==> flow/design.v <==
module RA1SH (
   Q,
   CLK,
   CEN,
   WEN,
   A,
   D,
   OEN
);
   parameter BITS = 16;
   parameter word_depth = 16;
   parameter addr_width = 4;
   output [BITS-1:0] Q;
   input CLK;
   input CEN;
   input WEN;
   input [addr_width-1:0] A;
   input [BITS-1:0] D;
   input OEN;
   reg [BITS-1:0] mem [0:word_depth-1];
   reg [BITS-1:0] Qi;
   always @(posedge CLK) begin
      if (!CEN) begin
         if (!WEN) begin
            mem[A] <= D;
            Qi <= D;
         end else begin
            Qi <= mem[A];
         end
      end
   end
   assign Q = OEN ? {BITS{1'b0}} : Qi;
endmodule
module CPU(
				clk,
			  rst_n,
		   IO_stall,
         awid_m_inf,
       awaddr_m_inf,
       awsize_m_inf,
      awburst_m_inf,
        awlen_m_inf,
      awvalid_m_inf,
      awready_m_inf,
        wdata_m_inf,
        wlast_m_inf,
       wvalid_m_inf,
       wready_m_inf,
          bid_m_inf,
        bresp_m_inf,
       bvalid_m_inf,
       bready_m_inf,
         arid_m_inf,
       araddr_m_inf,
        arlen_m_inf,
       arsize_m_inf,
      arburst_m_inf,
      arvalid_m_inf,
      arready_m_inf, 
          rid_m_inf,
        rdata_m_inf,
        rresp_m_inf,
        rlast_m_inf,
       rvalid_m_inf,
       rready_m_inf 
);
input  wire clk, rst_n;
output reg  IO_stall;
parameter ID_WIDTH = 4 , ADDR_WIDTH = 32, DATA_WIDTH = 16, DRAM_NUMBER=2, WRIT_NUMBER=1;
output  wire [WRIT_NUMBER * ID_WIDTH-1:0]        awid_m_inf;
output  wire [WRIT_NUMBER * ADDR_WIDTH-1:0]    awaddr_m_inf;
output  wire [WRIT_NUMBER * 3 -1:0]            awsize_m_inf;
output  wire [WRIT_NUMBER * 2 -1:0]           awburst_m_inf;
output  wire [WRIT_NUMBER * 7 -1:0]             awlen_m_inf;
output  wire [WRIT_NUMBER-1:0]                awvalid_m_inf;
input   wire [WRIT_NUMBER-1:0]                awready_m_inf;
output  wire [WRIT_NUMBER * DATA_WIDTH-1:0]     wdata_m_inf;
output  wire [WRIT_NUMBER-1:0]                  wlast_m_inf;
output  wire [WRIT_NUMBER-1:0]                 wvalid_m_inf;
input   wire [WRIT_NUMBER-1:0]                 wready_m_inf;
input   wire [WRIT_NUMBER * ID_WIDTH-1:0]         bid_m_inf;
input   wire [WRIT_NUMBER * 2 -1:0]             bresp_m_inf;
input   wire [WRIT_NUMBER-1:0]             	   bvalid_m_inf;
output  wire [WRIT_NUMBER-1:0]                 bready_m_inf;
output  wire [DRAM_NUMBER * ID_WIDTH-1:0]       arid_m_inf;
output  wire [DRAM_NUMBER * ADDR_WIDTH-1:0]   araddr_m_inf;
output  wire [DRAM_NUMBER * 7 -1:0]            arlen_m_inf;
output  wire [DRAM_NUMBER * 3 -1:0]           arsize_m_inf;
output  wire [DRAM_NUMBER * 2 -1:0]          arburst_m_inf;
output  wire [DRAM_NUMBER-1:0]               arvalid_m_inf;
input   wire [DRAM_NUMBER-1:0]               arready_m_inf;
input   wire [DRAM_NUMBER * ID_WIDTH-1:0]         rid_m_inf;
input   wire [DRAM_NUMBER * DATA_WIDTH-1:0]     rdata_m_inf;
input   wire [DRAM_NUMBER * 2 -1:0]             rresp_m_inf;
input   wire [DRAM_NUMBER-1:0]                  rlast_m_inf;
input   wire [DRAM_NUMBER-1:0]                 rvalid_m_inf;
output  wire [DRAM_NUMBER-1:0]                 rready_m_inf;
reg  [3:0]current_state ;
reg  [3:0]next_state ;
reg signed [15:0] core_r0 , core_r1 , core_r2 , core_r3 ;
reg signed [15:0] core_r4 , core_r5 , core_r6 , core_r7 ;
reg signed [15:0] core_r8 , core_r9 , core_r10, core_r11;
reg signed [15:0] core_r12, core_r13, core_r14, core_r15;
wire  MEM_cen, MEM_oen;
reg   MEM_wen;
wire  [3:0]MEM_adr;
reg   [15:0]MEM_in ;
wire  [15:0] MEM_out;
wire  [2:0]opcode;
wire  [3:0]rs,rt,rd;
wire  func;
wire  signed[4:0]imm;
wire  [15:0]address;
wire  [15:0]inst;
reg   [15:0]inst_reg1, inst_reg2;
reg   signed [15:0]rs_data,rt_data,rd_data;
reg   in_valid_inst ;
wire  out_valid_inst ;
reg   signed [12:0] pc ;
reg   [4:0]inst_mode ; 
wire  signed [15:0]data_addr;
wire  out_finish_data;
reg   in_valid_data_write ;
reg   in_valid_data_read;
wire  out_valid_data ;
wire  signed[15:0]load_data ;
parameter EMPTY         = 5'd0 ;
parameter ADD           = 5'd1 ;
parameter SUB           = 5'd2 ;
parameter SLT           = 5'd3 ;
parameter MUL           = 5'd4 ;
parameter LOAD          = 5'd5 ;
parameter STORE         = 5'd6 ;
parameter BRANCH        = 5'd7 ;
parameter JUMP          = 5'd8 ;
parameter IDLE              = 4'd0  ;
parameter INST_FETCH_1      = 4'd1  ;
parameter INST_FETCH_2      = 4'd2  ;
parameter SRAM_STORE        = 4'd3  ;
parameter SRAM_TAKE         = 4'd4  ;
parameter INST_DECODE       = 4'd5  ;
parameter EXECUTE           = 4'd6  ;
parameter DATA_LOAD         = 4'd7  ;
parameter DATA_STORE        = 4'd8  ;
parameter WAIT_OUT_FINISH   = 4'd9  ;
parameter WAIT_OUT_VALID_DATA = 4'd10 ;
parameter WRITE_BACK        = 4'd11 ;
parameter CHECK_REG         = 4'd12 ;
assign opcode = inst_reg2[15:13] ;
assign rs     = inst_reg2[12: 9] ;
assign rt     = inst_reg2[ 8: 5] ;
assign rd     = inst_reg2[ 4: 1] ;
assign func   = inst_reg2[0] ;
assign imm    = inst_reg2[ 4: 0] ;
assign address = { 3'b000 , inst_reg2[12:0] } ;
assign data_addr = {4'b0001, ((rs_data + imm) * 2 )} ;  
always@(posedge clk or negedge rst_n)begin
  if(!rst_n)  current_state <= IDLE ;
  else        current_state <= next_state ;
end
always@(*)begin
    case(current_state)
        IDLE : begin
            next_state = INST_FETCH_1 ;
        end
        INST_FETCH_1 : begin
            next_state = INST_FETCH_2 ;
        end
        INST_FETCH_2 : begin
            if(out_valid_inst)  next_state = SRAM_STORE  ;
            else                next_state = INST_FETCH_2 ;
        end
        SRAM_STORE : begin
            next_state = SRAM_TAKE;
        end
        SRAM_TAKE : begin
            next_state = INST_DECODE;
        end
        INST_DECODE : begin
            next_state = EXECUTE ;
        end
        EXECUTE : begin
            if(opcode[2:1] == 2'b00)      next_state = WRITE_BACK  ;  
            else if(opcode == 3'b011)     next_state = DATA_LOAD   ;  
            else if(opcode == 3'b010)     next_state = DATA_STORE  ;  
            else                          next_state = CHECK_REG   ;  
        end
        WRITE_BACK : begin
            next_state = CHECK_REG ;
        end
        DATA_LOAD : begin
            next_state = WAIT_OUT_VALID_DATA;
        end
        DATA_STORE : begin
            next_state = WAIT_OUT_FINISH;
        end
        WAIT_OUT_VALID_DATA :begin
            if(out_valid_data)      next_state = CHECK_REG ;
            else                    next_state = WAIT_OUT_VALID_DATA ;
        end
        WAIT_OUT_FINISH : begin
            if(out_finish_data)  next_state = CHECK_REG;
            else                 next_state = WAIT_OUT_FINISH ;
        end
        CHECK_REG : begin
            next_state = IDLE ;
        end
        default: next_state = current_state ;
    endcase
end
always@(posedge clk or negedge rst_n)begin
    if(!rst_n)    pc <= 13'b0;
    else begin
        if(current_state == CHECK_REG) begin
            if(opcode == 3'b101 &&  (rs_data== rt_data) )    pc  <= pc + 2 + (imm << 1)  ;   
            else if(opcode == 3'b100 )                       pc  <= address;
            else pc <= pc + 2 ;
        end
    end 
end
always@(*)begin
    case(current_state)
        INST_FETCH_1 : in_valid_inst = 1 ;
        default :      in_valid_inst = 0;
    endcase
end
always@(*)begin
    case(current_state)
        DATA_LOAD : in_valid_data_read = 1 ;
        default :      in_valid_data_read = 0;
    endcase
end
always@(*)begin
    case(current_state)
        SRAM_STORE : MEM_wen = 0 ;
        default :    MEM_wen = 1 ;
    endcase
end
always@(*)begin
    case(current_state)
        SRAM_STORE : MEM_in = inst_reg1;
        default :    MEM_in = 0;
    endcase
end
always@(posedge clk or negedge rst_n)begin
    if(!rst_n)      inst_reg1 <= 0;
    else if(out_valid_inst)  inst_reg1 <= inst;
 end
 always@(posedge clk or negedge rst_n)begin
    if(!rst_n)      inst_reg2 <= 0;
    else if(current_state == SRAM_TAKE) inst_reg2 <= MEM_out;
 end
always@(*)begin
    case(opcode)
        3'b000 : begin
            if(func)    inst_mode = ADD ;
            else        inst_mode = SUB ;
        end 
        3'b001 : begin
            if(func)    inst_mode = SLT ;
            else        inst_mode = MUL ;
        end
        3'b011 :        inst_mode = LOAD    ;
        3'b010 :        inst_mode = STORE   ;
        3'b101 :        inst_mode = BRANCH  ;      
        3'b100 :        inst_mode = JUMP    ;
        default : inst_mode = EMPTY ;
    endcase
end
always @(posedge clk or negedge rst_n) begin
    if (!rst_n)     rs_data <= 0 ;
    else begin
        if (current_state == INST_DECODE) begin
            case(rs)
                0:      rs_data <= core_r0  ;
                1:      rs_data <= core_r1  ;
                2:      rs_data <= core_r2  ;
                3:      rs_data <= core_r3  ;
                4:      rs_data <= core_r4  ;
                5:      rs_data <= core_r5  ;
                6:      rs_data <= core_r6  ;
                7:      rs_data <= core_r7  ;
                8:      rs_data <= core_r8  ;
                9:      rs_data <= core_r9  ;
                10:     rs_data <= core_r10 ; 
                11:     rs_data <= core_r11 ; 
                12:     rs_data <= core_r12 ; 
                13:     rs_data <= core_r13 ; 
                14:     rs_data <= core_r14 ; 
                15:     rs_data <= core_r15 ; 
            endcase
        end         
    end
end
always @(posedge clk or negedge rst_n) begin
    if (!rst_n)     rt_data <= 0 ;
    else begin
        if (current_state == INST_DECODE) begin
            case(rt)
                0:      rt_data <= core_r0  ;
                1:      rt_data <= core_r1  ;
                2:      rt_data <= core_r2  ;
                3:      rt_data <= core_r3  ;
                4:      rt_data <= core_r4  ;
                5:      rt_data <= core_r5  ;
                6:      rt_data <= core_r6  ;
                7:      rt_data <= core_r7  ;
                8:      rt_data <= core_r8  ;
                9:      rt_data <= core_r9  ;
                10:     rt_data <= core_r10 ; 
                11:     rt_data <= core_r11 ; 
                12:     rt_data <= core_r12 ; 
                13:     rt_data <= core_r13 ; 
                14:     rt_data <= core_r14 ; 
                15:     rt_data <= core_r15 ; 
            endcase
        end         
    end
end
always@(posedge clk or negedge rst_n)begin
    if(!rst_n)      rd_data <= 0 ;
    else begin
        if(current_state == EXECUTE) begin
            case(inst_mode)
                ADD : rd_data <= rs_data + rt_data ;
                SUB : rd_data <= rs_data - rt_data ;
                SLT : begin
                    if(rt_data > rs_data)   rd_data <= 1'b1 ;
                    else                    rd_data <= 1'b0;
                end 
                MUL : rd_data <= rs_data * rt_data ;
                default : rd_data <= 0 ;
            endcase
        end
    end
end
always@(*)begin
    case(current_state)
        DATA_STORE :          in_valid_data_write = 1'b1;
        default :             in_valid_data_write = 1'b0;
    endcase
end
always@(posedge clk or negedge rst_n)begin
    if(!rst_n)begin
        IO_stall <= 1;
    end
    else begin
        case(current_state)
            CHECK_REG : IO_stall <= 0;
            default: IO_stall <= 1 ;
        endcase
    end
end
always@(posedge clk or negedge rst_n)begin
    if(!rst_n)begin
        core_r0  <= 0;
    end
    else begin
        if(current_state == WRITE_BACK && rd == 0) core_r0 <= rd_data ;
        else if (out_valid_data==1     && rt == 0) core_r0 <= load_data ;
    end
end
always@(posedge clk or negedge rst_n)begin
    if(!rst_n)begin
        core_r1  <= 0;
    end
    else begin
        if(current_state == WRITE_BACK && rd == 1) core_r1 <= rd_data ;
        else if (out_valid_data==1     && rt == 1) core_r1 <= load_data ;
    end
end
always@(posedge clk or negedge rst_n)begin
    if(!rst_n)begin
        core_r2  <= 0;
    end
    else begin
        if(current_state == WRITE_BACK && rd == 2) core_r2 <= rd_data ;
        else if (out_valid_data==1     && rt == 2) core_r2 <= load_data ;
    end
end
always@(posedge clk or negedge rst_n)begin
    if(!rst_n)begin
        core_r3  <= 0;
    end
    else begin
        if(current_state == WRITE_BACK && rd == 3) core_r3 <= rd_data ;
        else if (out_valid_data==1     && rt == 3) core_r3 <= load_data ;
    end
end
always@(posedge clk or negedge rst_n)begin
    if(!rst_n)begin
        core_r4  <= 0;
    end
    else begin
        if(current_state == WRITE_BACK && rd == 4) core_r4 <= rd_data ;
        else if (out_valid_data==1     && rt == 4) core_r4 <= load_data ;
    end
end
always@(posedge clk or negedge rst_n)begin
    if(!rst_n)begin
        core_r5  <= 0;
    end
    else begin
        if(current_state == WRITE_BACK && rd == 5) core_r5 <= rd_data ;
        else if (out_valid_data==1     && rt == 5) core_r5 <= load_data ;
    end
end
always@(posedge clk or negedge rst_n)begin
    if(!rst_n)begin
        core_r6  <= 0;
    end
    else begin
        if(current_state == WRITE_BACK && rd == 6) core_r6 <= rd_data ;
        else if (out_valid_data==1     && rt == 6) core_r6 <= load_data ;
    end
end
always@(posedge clk or negedge rst_n)begin
    if(!rst_n)begin
        core_r7  <= 0;
    end
    else begin
        if(current_state == WRITE_BACK && rd == 7) core_r7 <= rd_data ;
        else if (out_valid_data==1     && rt == 7) core_r7 <= load_data ;
    end
end
always@(posedge clk or negedge rst_n)begin
    if(!rst_n)begin
        core_r8  <= 0;
    end
    else begin
        if(current_state == WRITE_BACK && rd == 8) core_r8 <= rd_data ;
        else if (out_valid_data==1     && rt == 8) core_r8 <= load_data ;
    end
end
always@(posedge clk or negedge rst_n)begin
    if(!rst_n)begin
        core_r9  <= 0;
    end
    else begin
        if(current_state == WRITE_BACK && rd == 9) core_r9 <= rd_data ;
        else if (out_valid_data==1     && rt == 9) core_r9 <= load_data ;
    end
end
always@(posedge clk or negedge rst_n)begin
    if(!rst_n)begin
        core_r10  <= 0;
    end
    else begin
        if(current_state == WRITE_BACK && rd == 10) core_r10 <= rd_data ;
        else if (out_valid_data==1     && rt == 10) core_r10 <= load_data ;
    end
end
always@(posedge clk or negedge rst_n)begin
    if(!rst_n)begin
        core_r11  <= 0;
    end
    else begin
        if(current_state == WRITE_BACK && rd == 11) core_r11 <= rd_data ;
        else if (out_valid_data==1     && rt == 11) core_r11 <= load_data ;
    end
end
always@(posedge clk or negedge rst_n)begin
    if(!rst_n)begin
        core_r12  <= 0;
    end
    else begin
        if(current_state == WRITE_BACK && rd == 12) core_r12 <= rd_data ;
        else if (out_valid_data==1     && rt == 12) core_r12 <= load_data ;
    end
end
always@(posedge clk or negedge rst_n)begin
    if(!rst_n)begin
        core_r13  <= 0;
    end
    else begin
        if(current_state == WRITE_BACK && rd == 13) core_r13 <= rd_data ;
        else if (out_valid_data==1     && rt == 13) core_r13 <= load_data ;
    end
end
always@(posedge clk or negedge rst_n)begin
    if(!rst_n)begin
        core_r14  <= 0;
    end
    else begin
        if(current_state == WRITE_BACK && rd == 14) core_r14 <= rd_data ;
        else if (out_valid_data==1     && rt == 14) core_r14 <= load_data ;
    end
end
always@(posedge clk or negedge rst_n)begin
    if(!rst_n)begin
        core_r15  <= 0;
    end
    else begin
        if(current_state == WRITE_BACK && rd == 15) core_r15 <= rd_data ;
        else if (out_valid_data==1     && rt == 15) core_r15 <= load_data ;
    end
end
assign MEM_cen = 0 ;
assign MEM_oen = 0 ;
assign MEM_adr = 0 ;
RA1SH X_0 (.Q(MEM_out) , .CLK(clk), .CEN(MEM_cen), .WEN(MEM_wen) , .A(MEM_adr) , .D(MEM_in), .OEN(MEM_oen));
read_DRAM_instruction Read_Inst(
                .clk(clk),
              .rst_n(rst_n),
           .in_valid(in_valid_inst),
            .in_addr(pc),
          .out_valid(out_valid_inst),
           .out_inst(inst),
         .arid_m_inf(arid_m_inf[DRAM_NUMBER * ID_WIDTH-1:ID_WIDTH]),
       .araddr_m_inf(araddr_m_inf[DRAM_NUMBER * ADDR_WIDTH-1:ADDR_WIDTH]),
        .arlen_m_inf(arlen_m_inf[DRAM_NUMBER * 7 -1:7]),
       .arsize_m_inf(arsize_m_inf[DRAM_NUMBER * 3 -1:3]),
      .arburst_m_inf(arburst_m_inf[DRAM_NUMBER * 2 -1:2]),
      .arvalid_m_inf(arvalid_m_inf[1]),
      .arready_m_inf(arready_m_inf[1]), 
          .rid_m_inf(rid_m_inf[DRAM_NUMBER * ID_WIDTH-1:ID_WIDTH]),
        .rdata_m_inf(rdata_m_inf[DRAM_NUMBER * DATA_WIDTH-1:DATA_WIDTH]),
        .rresp_m_inf(rresp_m_inf[DRAM_NUMBER * 2 -1:2]),
        .rlast_m_inf(rlast_m_inf[1]),
       .rvalid_m_inf(rvalid_m_inf[1]),
       .rready_m_inf(rready_m_inf[1]) 
);
read_DRAM_data read_DRAM_data(
                .clk(clk),
              .rst_n(rst_n),
           .in_valid(in_valid_data_read),
            .in_addr(data_addr[11:0]),
          .out_valid(out_valid_data),
           .out_data(load_data),
         .arid_m_inf(arid_m_inf[ID_WIDTH-1:0]),
       .araddr_m_inf(araddr_m_inf[ADDR_WIDTH-1:0]),
        .arlen_m_inf(arlen_m_inf[7 -1:0]),
       .arsize_m_inf(arsize_m_inf[3 -1:0]),
      .arburst_m_inf(arburst_m_inf[2 -1:0]),
      .arvalid_m_inf(arvalid_m_inf[0]),
      .arready_m_inf(arready_m_inf[0]), 
          .rid_m_inf(rid_m_inf[ID_WIDTH-1:0]),
        .rdata_m_inf(rdata_m_inf[DATA_WIDTH-1:0]),
        .rresp_m_inf(rresp_m_inf[2 -1:0]),
        .rlast_m_inf(rlast_m_inf[0]),
       .rvalid_m_inf(rvalid_m_inf[0]),
       .rready_m_inf(rready_m_inf[0]) 
);
write_DRAM_data WRITE_DATA(
                .clk(clk),
              .rst_n(rst_n),
           .in_valid(in_valid_data_write),
            .in_addr(data_addr[11:0]),
            .in_data(rt_data),
         .out_finish(out_finish_data),
         .awid_m_inf(awid_m_inf),
       .awaddr_m_inf(awaddr_m_inf),
       .awsize_m_inf(awsize_m_inf),
      .awburst_m_inf(awburst_m_inf),
        .awlen_m_inf(awlen_m_inf),
      .awvalid_m_inf(awvalid_m_inf),
      .awready_m_inf(awready_m_inf),
        .wdata_m_inf(wdata_m_inf),
        .wlast_m_inf(wlast_m_inf),
       .wvalid_m_inf(wvalid_m_inf),
       .wready_m_inf(wready_m_inf),
          .bid_m_inf(bid_m_inf),
        .bresp_m_inf(bresp_m_inf),
       .bvalid_m_inf(bvalid_m_inf),
       .bready_m_inf(bready_m_inf)
);
endmodule
module read_DRAM_instruction(
                clk,
              rst_n,
           in_valid,
            in_addr,
          out_valid,
           out_inst,
         arid_m_inf,
       araddr_m_inf,
        arlen_m_inf,
       arsize_m_inf,
      arburst_m_inf,
      arvalid_m_inf,
      arready_m_inf, 
          rid_m_inf,
        rdata_m_inf,
        rresp_m_inf,
        rlast_m_inf,
       rvalid_m_inf,
       rready_m_inf 
);
parameter ID_WIDTH = 4 , ADDR_WIDTH = 32, DATA_WIDTH = 16, DRAM_NUMBER=2, WRIT_NUMBER=1;
input  wire clk, rst_n;
input  in_valid;
input  [12:0] in_addr;  
output reg out_valid;
output reg [15:0] out_inst;
output  wire [ID_WIDTH-1:0]       arid_m_inf;
output  wire [ADDR_WIDTH-1:0]   araddr_m_inf;
output  wire [7 -1:0]            arlen_m_inf;
output  wire [3 -1:0]           arsize_m_inf;
output  wire [2 -1:0]          arburst_m_inf;
output  reg                    arvalid_m_inf;
input   wire                   arready_m_inf;
input   wire [ID_WIDTH-1:0]         rid_m_inf;
input   wire [DATA_WIDTH-1:0]     rdata_m_inf;
input   wire [2 -1:0]             rresp_m_inf;
input   wire                      rlast_m_inf;
input   wire                     rvalid_m_inf;
output  reg                      rready_m_inf;
reg     [1:0]current_state,next_state;
reg     [15:0]out_reg;
assign arid_m_inf = 0 ;
assign arlen_m_inf = 7'b0 ;
assign arsize_m_inf = 3'b001 ;
assign arburst_m_inf = 2'b01 ;
assign araddr_m_inf = {16'd0, 4'b0001, in_addr[11:0] };
parameter   IDLE = 2'd0;
parameter   SEND = 2'd1;
parameter   WAIT = 2'd2;
parameter   OUT  = 2'd3;
always@(posedge clk or negedge rst_n)begin
  if(!rst_n)  current_state <= 0;
  else current_state <= next_state;
end
always@(*)begin
    case(current_state)
        IDLE : begin
            if(in_valid)    next_state = SEND ;
            else            next_state = IDLE ;
        end
        SEND : begin
            if(arready_m_inf) next_state = WAIT ;
            else              next_state = SEND ;
        end
        WAIT : begin
            if(rlast_m_inf)  next_state = OUT ;
            else             next_state = WAIT;
        end
        OUT: begin
            next_state = IDLE;
        end
        default : next_state = current_state;
    endcase
end
always@(*)begin
    case(current_state)
        SEND : arvalid_m_inf = 1 ;
        default : arvalid_m_inf = 0;
    endcase
end
always@(*)begin
    case(current_state)
        WAIT : rready_m_inf = 1;
        default : rready_m_inf = 0;
    endcase
end
always@(*)begin
    case(current_state)
        OUT :     out_valid = 1;
        default : out_valid = 0;
    endcase
end
always@(posedge clk or negedge rst_n)begin
  if(!rst_n)            out_reg <= 0;
  else if(rlast_m_inf)  out_reg <= rdata_m_inf;
end
always@(*)begin
    case(current_state)
        OUT :     out_inst = out_reg ;  
        default : out_inst = 0 ; 
    endcase
end
endmodule
module read_DRAM_data(
                clk,
              rst_n,
           in_valid,
            in_addr,
            in_data,
          out_valid,
           out_data,
         arid_m_inf,
       araddr_m_inf,
        arlen_m_inf,
       arsize_m_inf,
      arburst_m_inf,
      arvalid_m_inf,
      arready_m_inf, 
          rid_m_inf,
        rdata_m_inf,
        rresp_m_inf,
        rlast_m_inf,
       rvalid_m_inf,
       rready_m_inf 
);
parameter ID_WIDTH = 4 , ADDR_WIDTH = 32, DATA_WIDTH = 16, DRAM_NUMBER=2, WRIT_NUMBER=1;
input  wire clk, rst_n;
input  in_valid;
input  [11:0] in_addr;
input  [15:0] in_data;
output reg out_valid;
output reg [15:0] out_data;
output  wire [ID_WIDTH-1:0]       arid_m_inf;
output  wire [ADDR_WIDTH-1:0]   araddr_m_inf;
output  wire [7 -1:0]            arlen_m_inf;
output  wire [3 -1:0]           arsize_m_inf;
output  wire [2 -1:0]          arburst_m_inf;
output  reg                    arvalid_m_inf;
input   wire                   arready_m_inf;
input   wire [ID_WIDTH-1:0]         rid_m_inf;
input   wire [DATA_WIDTH-1:0]     rdata_m_inf;
input   wire [2 -1:0]             rresp_m_inf;
input   wire                      rlast_m_inf;
input   wire                     rvalid_m_inf;
output  reg                      rready_m_inf;
parameter IDLE  = 2'd0 ;
parameter SEND  = 2'd1 ;
parameter WAIT  = 2'd2 ;
parameter OUT   = 2'd3 ;
reg      [1:0] current_state, next_state;
reg      [15:0]out_reg;
assign   arid_m_inf = 0 ;
assign   arlen_m_inf = 7'b0 ;
assign   arsize_m_inf = 3'b001 ;
assign   arburst_m_inf = 2'b01 ;
assign   araddr_m_inf = { 16'd0 , 4'b001 , in_addr } ;
always @(posedge clk or negedge rst_n) begin
    if (!rst_n)     current_state <= IDLE ;
    else            current_state <= next_state ;
end
always @(*)begin
    case(current_state)
        IDLE : begin
            if(in_valid)    next_state = SEND ;
            else            next_state = IDLE ;
        end
        SEND : begin
            if(arready_m_inf) next_state = WAIT ;
            else              next_state = SEND ; 
        end
        WAIT : begin
            if(rlast_m_inf)  next_state = OUT ;
            else             next_state = WAIT;
        end
        OUT : begin
            next_state = IDLE;
        end
        default : next_state = current_state ;
    endcase
end
always@(*)begin
    case(current_state)
        SEND : arvalid_m_inf = 1 ;
        default : arvalid_m_inf = 0;
    endcase
end
always@(*)begin
    case(current_state)
        WAIT :    rready_m_inf = 1;
        default : rready_m_inf = 0;
    endcase
end
always@(*)begin
    case(current_state)
        OUT :     out_valid = 1;
        default : out_valid = 0;
    endcase
end
always@(posedge clk or negedge rst_n)begin
  if(!rst_n)            out_reg <= 0;
  else if(rlast_m_inf)  out_reg <= rdata_m_inf;
end
always@(*)begin
    case(current_state)
        OUT :     out_data = out_reg ;  
        default : out_data = 0 ; 
    endcase
end
endmodule
module write_DRAM_data(
                clk,
              rst_n,
           in_valid,
            in_addr,
            in_data,
         out_finish,
         awid_m_inf,
       awaddr_m_inf,
       awsize_m_inf,
      awburst_m_inf,
        awlen_m_inf,
      awvalid_m_inf,
      awready_m_inf,
        wdata_m_inf,
        wlast_m_inf,
       wvalid_m_inf,
       wready_m_inf,
          bid_m_inf,
        bresp_m_inf,
       bvalid_m_inf,
       bready_m_inf
);
parameter ID_WIDTH = 4 , ADDR_WIDTH = 32, DATA_WIDTH = 16, DRAM_NUMBER=2, WRIT_NUMBER=1;
input  wire clk, rst_n;
input  in_valid;
input  [11:0] in_addr;  
input  [15:0] in_data;
output reg out_finish;
output  wire [ID_WIDTH-1:0]        awid_m_inf;
output  wire [ADDR_WIDTH-1:0]    awaddr_m_inf;
output  wire [3 -1:0]            awsize_m_inf;
output  wire [2 -1:0]           awburst_m_inf;
output  wire [7 -1:0]             awlen_m_inf;
output  reg                     awvalid_m_inf;
input   wire                    awready_m_inf;
output  reg  [DATA_WIDTH-1:0]     wdata_m_inf;
output  reg                       wlast_m_inf;
output  reg                      wvalid_m_inf;
input   wire                     wready_m_inf;
input   wire [ID_WIDTH-1:0]         bid_m_inf;
input   wire [2 -1:0]             bresp_m_inf;
input   wire                     bvalid_m_inf;
output  wire                     bready_m_inf;
parameter IDLE = 3'd0 ;
parameter SEND = 3'd1 ;
parameter WAIT = 3'd2 ;
parameter OUT  = 3'd3 ;
parameter RESPONSE = 3'd4;
reg  [2:0] current_state, next_state;
always @(posedge clk or negedge rst_n) begin
    if (!rst_n)     current_state <= IDLE ;
    else            current_state <= next_state ;
end
always @(*) begin
    case(current_state)
        IDLE : begin
            if(in_valid)        next_state = SEND ;
            else                next_state = IDLE ;
        end
        SEND : begin
            if(awready_m_inf)   next_state = WAIT ;
            else                next_state = SEND ;
        end
        WAIT : begin
            if(wready_m_inf)    next_state = OUT ;
            else                next_state = WAIT;
        end
        OUT : begin
            next_state = RESPONSE ;
        end
        RESPONSE : begin
            if(bvalid_m_inf) next_state = IDLE ;
            else             next_state = RESPONSE ;
        end
        default : next_state = current_state ;
    endcase
end
assign awid_m_inf = 0 ;
assign awlen_m_inf = 7'd0 ;
assign awsize_m_inf = 3'b001 ;
assign awburst_m_inf = 2'b01 ;
assign awaddr_m_inf = { 16'd0 , 4'b0001, in_addr } ;
assign bready_m_inf = (current_state == RESPONSE) ? 1 : 0 ;
always @(*) begin
    case(current_state)
        SEND :    awvalid_m_inf = 1 ;
        default : awvalid_m_inf = 0 ;
    endcase
end
always@(*)begin
    case(current_state)
        WAIT :    wvalid_m_inf = 1;
        default : wvalid_m_inf = 0;
    endcase
end
always@(*)begin
    case(current_state)
        WAIT :    wdata_m_inf = in_data ;
        default : wdata_m_inf = 0 ;
    endcase
end
always@(*)begin
    case(current_state)
        WAIT :    wlast_m_inf = 1;
        default : wlast_m_inf = 0;
    endcase
end
always@(*)begin
    case(current_state)
        OUT :     out_finish = 1;
        default : out_finish = 0;
    endcase
end
endmodule
--- tool output ---
Tool chain data of CPU
Each step is given for the RTL above and for the edited RTL.
Lines under "orig" count in the file above, lines under "edited" in the edited file.
"change": "edited" minus "orig" as printed here. "change_rel_pct": 100 x difference / "orig".
Operators: Yosys type, input widths -> output width; for muxes data width and select width s.
Cell names lack the library's common part.
{"block": "inputs", "top_module": "CPU", "clock_port": "clk", "lib": "sky130hd", "lib_corner": "tt_025C_1v80"}

Diff
The edit as a unified diff against the file above.
A script made this edit; it was not meant as an optimisation.
begin of diff
@@ -8,5 +8,5 @@
    OEN
 );
-   parameter BITS = 16;
+   parameter BITS = 20;
    parameter word_depth = 16;
    parameter addr_width = 4;
end of diff

After elaboration
Source: Yosys, flattened and elaborated, memories not mapped. Widths are those after wreduce. Registers that Yosys merges into a memory's read port (data or address) are not register bits. Print and check cells do not count. Equal cells are merged and count once.
Yosys's memory passes give these memory sizes; they may raise the number of words (mostly to a power of two), join words into wider ones and drop unused or constant bits.
{"block": "classes", "element": "add_sub_neg", "orig": 5, "edited": 5, "change": 0, "change_rel_pct": 0.00}
{"block": "classes", "element": "n_mul", "orig": 1, "edited": 1, "change": 0, "change_rel_pct": 0.00}
{"block": "classes", "element": "compare", "orig": 1, "edited": 1, "change": 0, "change_rel_pct": 0.00}
{"block": "classes", "element": "n_eq", "orig": 77, "edited": 77, "change": 0, "change_rel_pct": 0.00}
{"block": "classes", "element": "muxes", "orig": 81, "edited": 82, "change": 1, "change_rel_pct": 1.23}
{"block": "classes", "element": "reduce_logical", "orig": 60, "edited": 60, "change": 0, "change_rel_pct": 0.00}
{"block": "ops", "op": "$mux 20", "orig": 0, "edited": 1, "change": 1}
Operator kinds equal on both sides are left out: 39.
{"block": "bits", "element": "register_bits", "orig": 393, "edited": 409, "change": 16, "change_rel_pct": 4.07}
{"block": "bits", "element": "ram_bits", "orig": 256, "edited": 320, "change": 64, "change_rel_pct": 25.00}
{"block": "bits", "element": "clocked_rd_ports_x_width", "orig": 16, "edited": 0, "change": -16, "change_rel_pct": -100.00}
{"block": "bits", "element": "n_memories", "orig": 1, "edited": 1, "change": 0, "change_rel_pct": 0.00}
{"block": "bits", "element": "in_bits", "orig": 61, "edited": 61, "change": 0, "change_rel_pct": 0.00}
{"block": "bits", "element": "output_inout_bits", "orig": 169, "edited": 169, "change": 0, "change_rel_pct": 0.00}
{"block": "bits", "element": "word_cells", "orig": 255, "edited": 257, "change": 2, "change_rel_pct": 0.78}
{"block": "memory_table", "element": "memory_list", "orig": "X_0.mem 16x16 r1 w1", "edited": "X_0.mem 16x20 r1 w1"}

Logic depth
Yosys ltp: most cells in a row. Word level: on the elaborated netlist, between registers, memories and ports. Mapped: between sequential cells and ports; inverters and the memories' decode and read muxes count.
{"block": "depth", "element": "word_depth", "orig": 5, "edited": 5, "change": 0, "change_rel_pct": 0.00}
{"block": "depth", "element": "ABC_AREA", "orig": "0", "edited": "0"}
{"block": "depth", "element": "depth_mapped", "orig": 24, "edited": 24, "change": 0, "change_rel_pct": 0.00}

Netlist
The flow's flattened synthesis, as Yosys stat reports it; memories are mapped. The netlist is that of the ABC_AREA named above (0 if unset); the other value can give another one.
{"block": "synth_totals", "element": "cells", "orig": 3098, "edited": 3140, "change": 42, "change_rel_pct": 1.36}
{"block": "synth_totals", "element": "mapped_area_um2", "orig": 28760.1, "edited": 29060.4, "change": 300.3, "change_rel_pct": 1.04}
{"block": "synth_totals", "element": "seq_area_um2", "orig": 10671.5, "edited": 10991.8, "change": 320.3, "change_rel_pct": 3.00}
{"block": "synth_totals", "element": "flip_flops", "orig": 423, "edited": 439, "change": 16, "change_rel_pct": 3.78}
{"block": "by_type", "type": "clkbuf_1", "orig": 161, "edited": 193, "change": 32, "change_rel_pct": 19.88}
{"block": "by_type", "type": "nor2_1", "orig": 302, "edited": 323, "change": 21, "change_rel_pct": 6.95}
{"block": "by_type", "type": "buf_2", "orig": 40, "edited": 22, "change": -18, "change_rel_pct": -45.00}
{"block": "by_type", "type": "mux2_2", "orig": 63, "edited": 79, "change": 16, "change_rel_pct": 25.40}
{"block": "by_type", "type": "dfxtp_1", "orig": 0, "edited": 16, "change": 16}
{"block": "by_type", "type": "nor3_1", "orig": 22, "edited": 37, "change": 15, "change_rel_pct": 68.18}
{"block": "by_type", "type": "o21ai_1", "orig": 11, "edited": 0, "change": -11, "change_rel_pct": -100.00}
{"block": "by_type", "type": "nand2_1", "orig": 225, "edited": 235, "change": 10, "change_rel_pct": 4.44}
{"block": "by_type", "type": "nor2_2", "orig": 9, "edited": 0, "change": -9, "change_rel_pct": -100.00}
{"block": "by_type", "type": "mux2i_1", "orig": 268, "edited": 260, "change": -8, "change_rel_pct": -2.99}
{"block": "by_type", "type": "buf_4", "orig": 134, "edited": 127, "change": -7, "change_rel_pct": -5.22}
{"block": "by_type", "type": "a221oi_1", "orig": 27, "edited": 34, "change": 7, "change_rel_pct": 25.93}
{"block": "by_type", "type": "o21ai_0", "orig": 161, "edited": 167, "change": 6, "change_rel_pct": 3.73}
{"block": "by_type", "type": "a22oi_1", "orig": 175, "edited": 170, "change": -5, "change_rel_pct": -2.86}
{"block": "by_type", "type": "nand2b_1", "orig": 16, "edited": 21, "change": 5, "change_rel_pct": 31.25}
{"block": "by_type", "type": "and3_1", "orig": 10, "edited": 5, "change": -5, "change_rel_pct": -50.00}
{"block": "by_type", "type": "o211ai_1", "orig": 8, "edited": 3, "change": -5, "change_rel_pct": -62.50}
{"block": "by_type", "type": "nand2_2", "orig": 5, "edited": 0, "change": -5, "change_rel_pct": -100.00}
Cell types equal on both sides are left out: 22.
The list need not be complete.
The figures by module come from a second, unflattened synthesis with its own total; it is not the netlist above.
{"block": "unflattened", "element": "hier_cells", "orig": 3662, "edited": 3838, "change": 176, "change_rel_pct": 4.81}
{"block": "unflattened", "element": "hier_area_um2", "orig": 39420.3, "edited": 42260.5, "change": 2840.2, "change_rel_pct": 7.20}
Each row is one instance without its submodules.
{"block": "by_module_orig", "mod": "CPU", "n_inst": 1, "cells": 2837, "area_um2": 25619.6}
{"block": "by_module_orig", "mod": "RA1SH", "n_inst": 1, "cells": 512, "area_um2": 10598.9}
{"block": "by_module_orig", "mod": "read_DRAM_data", "n_inst": 1, "cells": 114, "area_um2": 1258.7}
{"block": "by_module_orig", "mod": "read_DRAM_instruction", "n_inst": 1, "cells": 114, "area_um2": 1258.7}
{"block": "by_module_orig", "mod": "write_DRAM_data", "n_inst": 1, "cells": 85, "area_um2": 684.4}
{"block": "by_module_edited", "mod": "CPU", "n_inst": 1, "cells": 2832, "area_um2": 25629.6}
{"block": "by_module_edited", "mod": "RA1SH", "n_inst": 1, "cells": 693, "area_um2": 13429.1}
{"block": "by_module_edited", "mod": "read_DRAM_data", "n_inst": 1, "cells": 114, "area_um2": 1258.7}
{"block": "by_module_edited", "mod": "read_DRAM_instruction", "n_inst": 1, "cells": 114, "area_um2": 1258.7}
{"block": "by_module_edited", "mod": "write_DRAM_data", "n_inst": 1, "cells": 85, "area_um2": 684.4}

Timing after synthesis
OpenSTA on the mapped netlist: ideal clock, no wires. The path of least setup slack (recovery checks aside). Input and output delay are each 20% of the period. Register names are those of the netlist, which keeps one name where synthesis merged equal registers.
{"block": "synth_timing", "element": "path_kind", "orig": "reg2reg", "edited": "reg2reg"}
{"block": "synth_timing", "element": "start", "orig": "reg rt_data[4]", "edited": "reg rt_data[4]"}
{"block": "synth_timing", "element": "end", "orig": "reg rd_data[13]", "edited": "reg rd_data[14]"}
{"block": "synth_timing", "element": "period_ns", "orig": 6.0, "edited": 6.0, "change": 0.0, "change_rel_pct": 0.00}
{"block": "synth_timing", "element": "launch_ns", "orig": 0.000, "edited": 0.000, "change": 0.000}
{"block": "synth_timing", "element": "t_arrival_ns", "orig": 5.156, "edited": 5.066, "change": -0.090, "change_rel_pct": -1.75}
{"block": "synth_timing", "element": "required_ns", "orig": 5.868, "edited": 5.882, "change": 0.014, "change_rel_pct": 0.24}
{"block": "synth_timing", "element": "setup_slack_ns", "orig": 0.712, "edited": 0.816, "change": 0.104}
{"block": "synth_timing", "element": "delay_ns", "orig": 5.288, "edited": 5.184, "change": -0.104, "change_rel_pct": -1.97}
{"block": "synth_timing", "element": "stages", "orig": 21, "edited": 21, "change": 0, "change_rel_pct": 0.00}
{"block": "synth_timing", "element": "path_buffers", "orig": 1, "edited": 1, "change": 0, "change_rel_pct": 0.00}
{"block": "synth_timing", "element": "synth_period_reached_ns", "orig": 5.288, "edited": 5.184, "change": -0.104, "change_rel_pct": -1.97}
"delay_ns" is the arrival time less input delay plus setup time.
"stages": output pins that drive a net of the path, with the launching flip-flop's if there is one; two outputs of one cell count as two.
"synth_period_reached_ns" = period - worst setup slack (recovery checks aside). The figure is calculated, with input and output delays left at 20% of the set period.
The rows between start and end are the longest chain of elaborated cells between them; the timing report does not say that the signal goes this way. Where chains are equally long, one stands for them.
A line is the first line of the expression or statement that the cell stems from. Yosys adds cells for indexed reads and writes and turns some case tables into memories.
At most two assigning lines are given for a register; there are more.
{"block": "synth_between_orig", "path_cell_list": "dfrtp_1 -> inv_1 -> clkbuf_1 -> nor2_1 -> fa_1 -> inv_1 -> fa_1 -> fa_1 -> fa_1 -> inv_1 -> fa_1 -> inv_1 -> fa_1 -> inv_1 -> ha_1 -> nand3_1 -> a21oi_1 -> or4_1 -> nand3_1 -> and3b_1 -> o21ai_1", "elab_chain_len": 2, "cells_between": 4, "classes_between": "add/sub: 2; mul: 1; mux: 1"}
{"block": "synth_lines_orig", "element": "start, declared", "line_no": 116, "source": "reg   signed [15:0]rs_data,rt_data,rd_data;"}
{"block": "synth_lines_orig", "element": "start, assigned", "line_no": 300, "source": "0:      rt_data <= core_r0  ;"}
{"block": "synth_lines_orig", "element": "start, assigned", "line_no": 301, "source": "1:      rt_data <= core_r1  ;"}
{"block": "synth_lines_orig", "element": "$mul 16x16->16", "line_no": 331, "source": "MUL : rd_data <= rs_data * rt_data ;"}
{"block": "synth_lines_orig", "element": "$pmux 16 s4", "line_no": 324, "source": "case(inst_mode)"}
{"block": "synth_lines_orig", "element": "end, assigned", "line_no": 325, "source": "ADD : rd_data <= rs_data + rt_data ;"}
{"block": "synth_lines_orig", "element": "end, assigned", "line_no": 326, "source": "SUB : rd_data <= rs_data - rt_data ;"}
{"block": "synth_lines_orig", "element": "end, declared", "line_no": 116}
{"block": "synth_between_edited", "path_cell_list": "dfrtp_1 -> inv_1 -> clkbuf_1 -> nor2_1 -> fa_1 -> inv_1 -> fa_1 -> inv_1 -> fa_1 -> fa_1 -> fa_1 -> inv_1 -> fa_1 -> inv_1 -> ha_1 -> or2_2 -> a21oi_1 -> a31oi_1 -> xnor2_1 -> o2bb2ai_1 -> a21o_1", "elab_chain_len": 2, "cells_between": 4, "classes_between": "add/sub: 2; mul: 1; mux: 1"}
{"block": "synth_lines_edited", "element": "start, declared", "line_no": 116, "source": "reg   signed [15:0]rs_data,rt_data,rd_data;"}
{"block": "synth_lines_edited", "element": "start, assigned", "line_no": 300, "source": "0:      rt_data <= core_r0  ;"}
{"block": "synth_lines_edited", "element": "start, assigned", "line_no": 301, "source": "1:      rt_data <= core_r1  ;"}
{"block": "synth_lines_edited", "element": "$mul 16x16->16", "line_no": 331, "source": "MUL : rd_data <= rs_data * rt_data ;"}
{"block": "synth_lines_edited", "element": "$pmux 16 s4", "line_no": 324, "source": "case(inst_mode)"}
{"block": "synth_lines_edited", "element": "end, assigned", "line_no": 325, "source": "ADD : rd_data <= rs_data + rt_data ;"}
{"block": "synth_lines_edited", "element": "end, assigned", "line_no": 326, "source": "SUB : rd_data <= rs_data - rt_data ;"}
{"block": "synth_lines_edited", "element": "end, declared", "line_no": 116}

Worst path after layout
Path of least setup slack in the final report of the runs of pair A (OpenROAD, finished layout, wires in). Where an end is a register, its clock arrival counts in the times.
{"block": "layout_timing", "element": "path_kind", "orig": "reg2reg", "edited": "reg2reg"}
{"block": "layout_timing", "element": "start", "orig": "reg rs_data[9]", "edited": "reg rt_data[5]"}
{"block": "layout_timing", "element": "end", "orig": "reg rd_data[15]", "edited": "reg rd_data[15]"}
{"block": "layout_timing", "element": "period_ns", "orig": 5.88, "edited": 5.88, "change": 0.00, "change_rel_pct": 0.00}
{"block": "layout_timing", "element": "launch_ns", "orig": 0.57, "edited": 0.61, "change": 0.04, "change_rel_pct": 7.02}
{"block": "layout_timing", "element": "t_arrival_ns", "orig": 6.13, "edited": 6.03, "change": -0.10, "change_rel_pct": -1.63}
{"block": "layout_timing", "element": "required_ns", "orig": 6.33, "edited": 6.36, "change": 0.03, "change_rel_pct": 0.47}
{"block": "layout_timing", "element": "setup_slack_ns", "orig": 0.21, "edited": 0.32, "change": 0.11}
{"block": "layout_timing", "element": "stages", "orig": 20, "edited": 20, "change": 0, "change_rel_pct": 0.00}
{"block": "layout_timing", "element": "path_buffers", "orig": 1, "edited": 0, "change": -1, "change_rel_pct": -100.00}
The rows between start and end are the longest chain of elaborated cells between them; the timing report does not say that the signal goes this way. Where chains are equally long, one stands for them.
At most two assigning lines are given for a register; there are more.
{"block": "layout_between_orig", "path_cell_list": "dfrtp_1 -> buf_4 -> inv_1 -> nor2_1 -> fa_1 -> inv_1 -> fa_1 -> inv_1 -> fa_1 -> fa_1 -> fa_1 -> inv_1 -> fa_1 -> inv_1 -> ha_1 -> or3_1 -> o21ai_0 -> a21oi_1 -> xnor2_1 -> o31ai_1", "elab_chain_len": 2, "cells_between": 4, "classes_between": "add/sub: 2; mul: 1; mux: 1"}
{"block": "layout_lines_orig", "element": "start, declared", "line_no": 116, "source": "reg   signed [15:0]rs_data,rt_data,rd_data;"}
{"block": "layout_lines_orig", "element": "start, assigned", "line_no": 275, "source": "0:      rs_data <= core_r0  ;"}
{"block": "layout_lines_orig", "element": "start, assigned", "line_no": 276, "source": "1:      rs_data <= core_r1  ;"}
{"block": "layout_lines_orig", "element": "$mul 16x16->16", "line_no": 331, "source": "MUL : rd_data <= rs_data * rt_data ;"}
{"block": "layout_lines_orig", "element": "$pmux 16 s4", "line_no": 324, "source": "case(inst_mode)"}
{"block": "layout_lines_orig", "element": "end, assigned", "line_no": 325, "source": "ADD : rd_data <= rs_data + rt_data ;"}
{"block": "layout_lines_orig", "element": "end, assigned", "line_no": 326, "source": "SUB : rd_data <= rs_data - rt_data ;"}
{"block": "layout_lines_orig", "element": "end, declared", "line_no": 116}
{"block": "layout_between_edited", "path_cell_list": "dfrtp_1 -> ha_1 -> xnor2_1 -> ha_1 -> a31oi_1 -> fa_1 -> fa_1 -> fa_1 -> inv_1 -> fa_1 -> inv_1 -> fa_1 -> inv_1 -> ha_1 -> nand3_1 -> a21oi_1 -> nor2_1 -> a21oi_2 -> xnor2_1 -> o221ai_1", "elab_chain_len": 2, "cells_between": 4, "classes_between": "add/sub: 2; mul: 1; mux: 1"}
{"block": "layout_lines_edited", "element": "start, declared", "line_no": 116, "source": "reg   signed [15:0]rs_data,rt_data,rd_data;"}
{"block": "layout_lines_edited", "element": "start, assigned", "line_no": 300, "source": "0:      rt_data <= core_r0  ;"}
{"block": "layout_lines_edited", "element": "start, assigned", "line_no": 301, "source": "1:      rt_data <= core_r1  ;"}
{"block": "layout_lines_edited", "element": "$mul 16x16->16", "line_no": 331, "source": "MUL : rd_data <= rs_data * rt_data ;"}
{"block": "layout_lines_edited", "element": "$pmux 16 s4", "line_no": 324, "source": "case(inst_mode)"}
{"block": "layout_lines_edited", "element": "end, assigned", "line_no": 325, "source": "ADD : rd_data <= rs_data + rt_data ;"}
{"block": "layout_lines_edited", "element": "end, assigned", "line_no": 326, "source": "SUB : rd_data <= rs_data - rt_data ;"}
{"block": "layout_lines_edited", "element": "end, declared", "line_no": 116}

Measured runs
Both versions went through the flow (Yosys, OpenROAD) with the same settings in each pair. Constraints: input delay and output delay 20% of the set period each, output load 0.01 pF.
{"block": "settings_pair_A", "period_ns": 5.88, "CAP_MARGIN": 20, "CORE_MARGIN": 2, "CORE_UTILIZATION": 40, "SLEW_MARGIN": 20}
{"block": "results_pair_A", "element": "synth_chip_area_um2", "orig": 28760.1, "edited": 29060.4, "change": 300.3, "change_rel_pct": 1.04}
{"block": "results_pair_A", "element": "dieArea_um2", "orig": 74060.2, "edited": 74824.1, "change": 763.9, "change_rel_pct": 1.03}
{"block": "results_pair_A", "element": "cell_area_final_um2", "orig": 31799.2, "edited": 32486.2, "change": 687.0, "change_rel_pct": 2.16}
{"block": "results_pair_A", "element": "fin_util_pct", "orig": 44.6, "edited": 45.3, "change": 0.7}
{"block": "results_pair_A", "element": "setup_worst_slack_ns", "orig": 0.207, "edited": 0.323, "change": 0.116}
{"block": "results_pair_A", "element": "setup_tns_ns", "orig": 0.000, "edited": 0.000, "change": 0.000}
{"block": "results_pair_A", "element": "final_hold_ws_ns", "orig": 0.417, "edited": 0.404, "change": -0.013}
{"block": "results_pair_A", "element": "totalPower_w", "orig": 0.00629, "edited": 0.006831, "change": 0.000541, "change_rel_pct": 8.60}
{"block": "results_pair_A", "element": "achieved_clock_period_ns", "orig": 5.673, "edited": 5.557, "change": -0.116, "change_rel_pct": -2.04}
{"block": "settings_pair_B", "ABC_AREA": 0, "CORE_MARGIN": 2, "CORE_UTILIZATION": 62, "CTS_CLUSTER_DIAMETER": 193, "CTS_CLUSTER_SIZE": 31, "GPL_ROUTABILITY_DRIVEN": 1, "GPL_TIMING_DRIVEN": 1, "MIN_ROUTING_LAYER": "met1", "PLACE_DENSITY_LB_ADDON": 0.05, "SLEW_MARGIN": 20, "period_ns": 8.77, "CAP_MARGIN": 20}
{"block": "results_pair_B", "element": "synth_chip_area_um2", "orig": 28760.1, "edited": 29060.4, "change": 300.3, "change_rel_pct": 1.04}
{"block": "results_pair_B", "element": "dieArea_um2", "orig": 48125.4, "edited": 48620.2, "change": 494.8, "change_rel_pct": 1.03}
{"block": "results_pair_B", "element": "cell_area_final_um2", "orig": 30103.9, "edited": 30579.3, "change": 475.4, "change_rel_pct": 1.58}
{"block": "results_pair_B", "element": "fin_util_pct", "orig": 66.1, "edited": 65.8, "change": -0.3}
{"block": "results_pair_B", "element": "setup_worst_slack_ns", "orig": 2.328, "edited": 2.393, "change": 0.065}
{"block": "results_pair_B", "element": "setup_tns_ns", "orig": 0.000, "edited": 0.000, "change": 0.000}
{"block": "results_pair_B", "element": "final_hold_ws_ns", "orig": 0.445, "edited": 0.450, "change": 0.005}
{"block": "results_pair_B", "element": "totalPower_w", "orig": 0.00322, "edited": 0.003356, "change": 0.000136, "change_rel_pct": 4.22}
{"block": "results_pair_B", "element": "achieved_clock_period_ns", "orig": 6.442, "edited": 6.377, "change": -0.065, "change_rel_pct": -1.01}
"achieved_clock_period_ns": clock period set for the run, less the worst setup slack. It is reckoned from that one timing run; input and output delays stay at 20% of the period that was set.
"totalPower_w" is the tool's figure for a default switching activity; nothing was simulated.
--- end ---
